==> flow/design.v <==
module PPU (
    input clk,
    input rst,
    input i_en,
    input [32-1:0] data_in,
    input [11:0] scaling_factor,
    output logic[6:0] data_out,
    output logic valid,
    output logic [31:0] data_in_out
);
logic [32 - 1:0] relu_out;
logic [32:0] data_shift;
logic [7:0] data_quant;
logic [8:0] data_temp;
always @(*) begin
    relu_out = (data_in[32 - 1])? 32'd0 : data_in;
    /*verilator lint_off WIDTHEXPAND*/
    /*verilator lint_off WIDTHTRUNC*/
    data_shift = ({relu_out, 1'b0} / scaling_factor);
    /*verilator lint_on WIDTHTRUNC*/
    /*verilator lint_on WIDTHEXPAND*/
    data_temp = (data_shift > 127)? 254 : data_shift[8:0] + {8'b0, data_shift[0]};
end
always @(posedge clk) begin
    if(rst) begin
        valid <= 1'd0;
        data_out <= 7'd0;
        data_in_out <= 32'd0;
    end
    else begin
        valid <= i_en;
        data_out <= (i_en)? data_temp[7:1] : 7'd0;
        data_in_out <= data_in;
    end
end
endmodule
Reports on PPU. The steps from the RTL of PPU to its reports follow in flow order. Lines are those of the file above, counted from 1. Library cell names are shortened. A cell with - has no value.

Top: PPU. Clock: clk. Cell library: sky130hd. Corner: tt_025C_1v80.

Word-level counts. Counts by Yosys on the flattened word-level netlist (proc, flatten, opt, wreduce; memories kept). Register bits leave out memories and registers merged into their read ports (data or address). Print and check cells are left out. Cells with the same type and inputs are merged into one.

The entry for add/sub/neg operators reads 1. The entry for $mul reads 0. Under divide/modulo/power cells stands 1. $lt $le $gt $ge: 1. The entry for eq/ne operators reads 0. Under shifts and indexed selects stands 0. For muxes and demuxes the number is 2. The figure for bitwise gates (word level) is 1. Reduce/logical cells: 1.

Operator list (count): divider 33 x 12 -> 33 bit (1); > comparator 33 x 7 -> 1 bit with constant B (1); two-way mux 31 bit (1); adder 8 x 1 -> 8 bit (1); two-way mux 8 bit (1); OR reduction 2 bit (1); inverter 1 bit (1).

Flip-flop bits (word level): 40. Under bits in latches stands 0. The figure for memory bits (writable) is 0. The entry for bits in read-only memories reads 0. Under word width x clocked read ports stands 0. The figure for memories is 0. The figure for bits of input ports is 47. The entry for output and inout bits reads 40. The figure for word-level cells is 10.

Longest topological paths. Longest topological path by Yosys (ltp), each cell counted once; first at word level (registers and memories cut), then after technology mapping (sequential cells cut; the memories' decode and read muxes count).

Word-level depth: 4. ABC_AREA: 0. For gate-level depth with buffers the number is 495. Depth with buffers taken out: 450.

Synthesis result. Yosys stat after the flow's synthesis: flattened, memories mapped to cells. It holds for the ABC_AREA given above (unset counts as 0); a run with the other value may have another netlist. Totals and module areas in this step are rounded.

The entry for cells in the netlist reads 3358. For mapped area the number is 23750 um^2. The figure for flip-flops is 40. The entry for buffers reads 81.

Cell types: ha_1 (count 331, area in all 4.14E+03 um^2); o21a_1 (count 206, area in all 1.55E+03 um^2); nor2_1 (count 324, area in all 1.22E+03 um^2); nor3_1 (count 238, area in all 1.19E+03 um^2); nand2_1 (count 281, area in all 1.05E+03 um^2); a21oi_1 (count 201, area in all 1.01E+03 um^2); xnor2_1 (count 109, area in all 954.666 um^2); dfxtp_1 (count 40, area in all 800.768 um^2); o21ai_0 (count 157, area in all 785.754 um^2); o31ai_1 (count 93, area in all 698.17 um^2); a21o_1 (count 91, area in all 683.155 um^2); mux2_2 (count 60, area in all 675.648 um^2); xor2_1 (count 77, area in all 674.397 um^2); nor2b_1 (count 94, area in all 588.064 um^2); nand3_1 (count 69, area in all 345.331 um^2); or2_2 (count 54, area in all 337.824 um^2); nand4_1 (count 53, area in all 331.568 um^2); o211ai_1 (count 43, area in all 322.81 um^2).

Not listed: further types 120, cells in them 837.

Timing after synthesis. OpenSTA on the mapped netlist: ideal clock, no wires. The path of least setup slack (recovery checks aside). Input and output delay are each 20% of the period. Register names are those of the netlist, which keeps one name where synthesis merged equal registers.

Kind: input to register. Start point: input scaling_factor[0]. End point: register data_out[0]. For period the number is 120.0 ns. External input delay: 24.000 ns. Under library setup time stands 0.070 ns. Data arrival time: 118.673 ns. For required time the number is 119.930 ns. The figure for slack is 1.257 ns. Delay of the path: 94.743 ns. The figure for driving pins on the path is 474. For synthesis period reached the number is 118.743 ns.

"delay of the path" is the arrival time less input delay plus setup time. "driving pins on the path": output pins that drive a net of the path, with the launching flip-flop's if there is one; two outputs of one cell count as two. "synthesis period reached" = period - worst setup slack (recovery checks aside). The figure is calculated, with input and output delays left at 20% of the set period. The rows between start and end are the longest chain of elaborated cells between them; the timing report does not say that the signal goes this way. Where chains are equally long, one stands for them. Each line given opens the expression or statement behind the cell; cells for indexed reads and writes are added by Yosys, which also makes memories of some case tables.

Cells stage by stage: inv_1 ha_1 or4_1 nor4_1 a211oi_1 inv_1 ha_1 o211ai_1 a21oi_1 o21a_1 ha_1 o21a_1 nor4_1 or3_1 buf_2 nor2_1 or2_2 ha_1 [438 not listed] ha_1 nor2b_1 o21a_1 o21ai_0 nand2b_1 a21oi_1 o21ai_0 a21oi_1 nor2b_1 o21ai_0 o22ai_1 or4_1 o32ai_2 o2111ai_2 ha_1 or2_2 o21a_1 a21oi_1. Under length of the longest elaborated chain stands 3. Under elaborated cells between the ends (all ways) stands 4. Those cells by class: 1 x add/sub; 1 x div; 1 x compare; 1 x mux.

Ends and longest elaborated chain, post-synthesis: start: declaration (line 6) `input [11:0] scaling_factor,`; divider 33 x 12 -> 33 bit (line 19) `data_shift = ({relu_out, 1'b0} / scaling_factor);`; adder 8 x 1 -> 8 bit (line 22) `data_temp = (data_shift > 127)? 254 : data_shift[8:0] + {8'b0, data_shift[0]};`; two-way mux 8 bit (line 22); end: assignment (line 27) `data_out <= 7'd0;`; end: assignment (line 32) `data_out <= (i_en)? data_temp[7:1] : 7'd0;`; end: declaration (line 7) `output logic[6:0] data_out,`.

Timing after layout. From the final timing report of job 1: the path of least setup slack in the routed layout; clock arrival at registers is part of the times.

Kind: input to register. Start point: input data_in[30]. End point: register data_out[0]. For period the number is 115.0 ns. External input delay: 23.00 ns. Under library setup time stands 0.07 ns. Data arrival time: 109.83 ns. For required time the number is 115.23 ns. The figure for slack is 5.40 ns. The figure for driving pins on the path is 448.

The rows between start and end are the longest chain of elaborated cells between them; the timing report does not say that the signal goes this way. Where chains are equally long, one stands for them.

Cells stage by stage: clkdlybuf4s50_1 nor2b_2 ha_1 or4_1 nor4_2 a211oi_2 inv_1 ha_1 o211ai_1 nand2_1 o211a_1 a21oi_1 ha_2 o21a_1 o21ai_2 or3_4 nor2_1 or2_2 [412 not listed] ha_1 nor2b_1 o21a_1 o21ai_0 nand2b_1 a21oi_1 o21ai_0 a21oi_1 nor2b_1 o21ai_1 o22ai_1 or4_1 o32ai_2 o2111ai_2 ha_2 or2_2 o21a_1 a21oi_1. Under length of the longest elaborated chain stands 4. Under elaborated cells between the ends (all ways) stands 5. Those cells by class: 1 x add/sub; 1 x div; 1 x compare; 2 x mux.

Ends and longest elaborated chain, post-layout: start: declaration (line 5) `input [32-1:0] data_in,`; two-way mux 31 bit (line 16) `relu_out = (data_in[32 - 1])? 32'd0 : data_in;`; divider 33 x 12 -> 33 bit (line 19) `data_shift = ({relu_out, 1'b0} / scaling_factor);`; adder 8 x 1 -> 8 bit (line 22) `data_temp = (data_shift > 127)? 254 : data_shift[8:0] + {8'b0, data_shift[0]};`; two-way mux 8 bit (line 22); end: assignment (line 27) `data_out <= 7'd0;`; end: assignment (line 32) `data_out <= (i_en)? data_temp[7:1] : 7'd0;`; end: declaration (line 7) `output logic[6:0] data_out,`.

Record of 3 stored runs of the RTL-to-layout flow on PPU, platform sky130hd. The runs are unordered. Constraints: input delay and output delay 20% of the set period each, output load 0.01 pF. "critical path time" is the time allowed to the run's worst setup path (the clock period less input and output delay, where it has them) less its slack. Clock arrival times count: a late capture clock shortens it, a late launch clock lengthens it. Measured values are rounded.

Job 1 has these settings: CORE_UTILIZATION 40; period_ns 115.0; CAP_MARGIN 20; CORE_MARGIN 2; SLEW_MARGIN 20. For the critical path time the run shows 86.60 ns. Worst setup path type: input to register. The standard-cell area after layout comes to 27880 um^2. For the die outline area the run shows 61340 um^2. The measured lowest setup slack is 5.396 ns. The netlist area reported by Yosys is 23750 um^2.

Job 2 has these settings: CORE_UTILIZATION 40; period_ns 97.0; CAP_MARGIN 20; CORE_MARGIN 2; SLEW_MARGIN 20. The measured lowest setup slack is -1.629 ns. For the critical path time the run shows 79.23 ns. Worst setup path type: input to register. For the die outline area the run shows 61340 um^2. The standard-cell area after layout comes to 37400 um^2. The netlist area reported by Yosys is 23750 um^2.

Job 3 has these settings: CORE_UTILIZATION 40; period_ns 120.0; CAP_MARGIN 20; CORE_MARGIN 2; SLEW_MARGIN 20. The standard-cell area after layout comes to 26920 um^2. The measured lowest setup slack is 6.288 ns. For the critical path time the run shows 89.71 ns. Worst setup path type: input to register. For the die outline area the run shows 61340 um^2. The netlist area reported by Yosys is 23750 um^2.
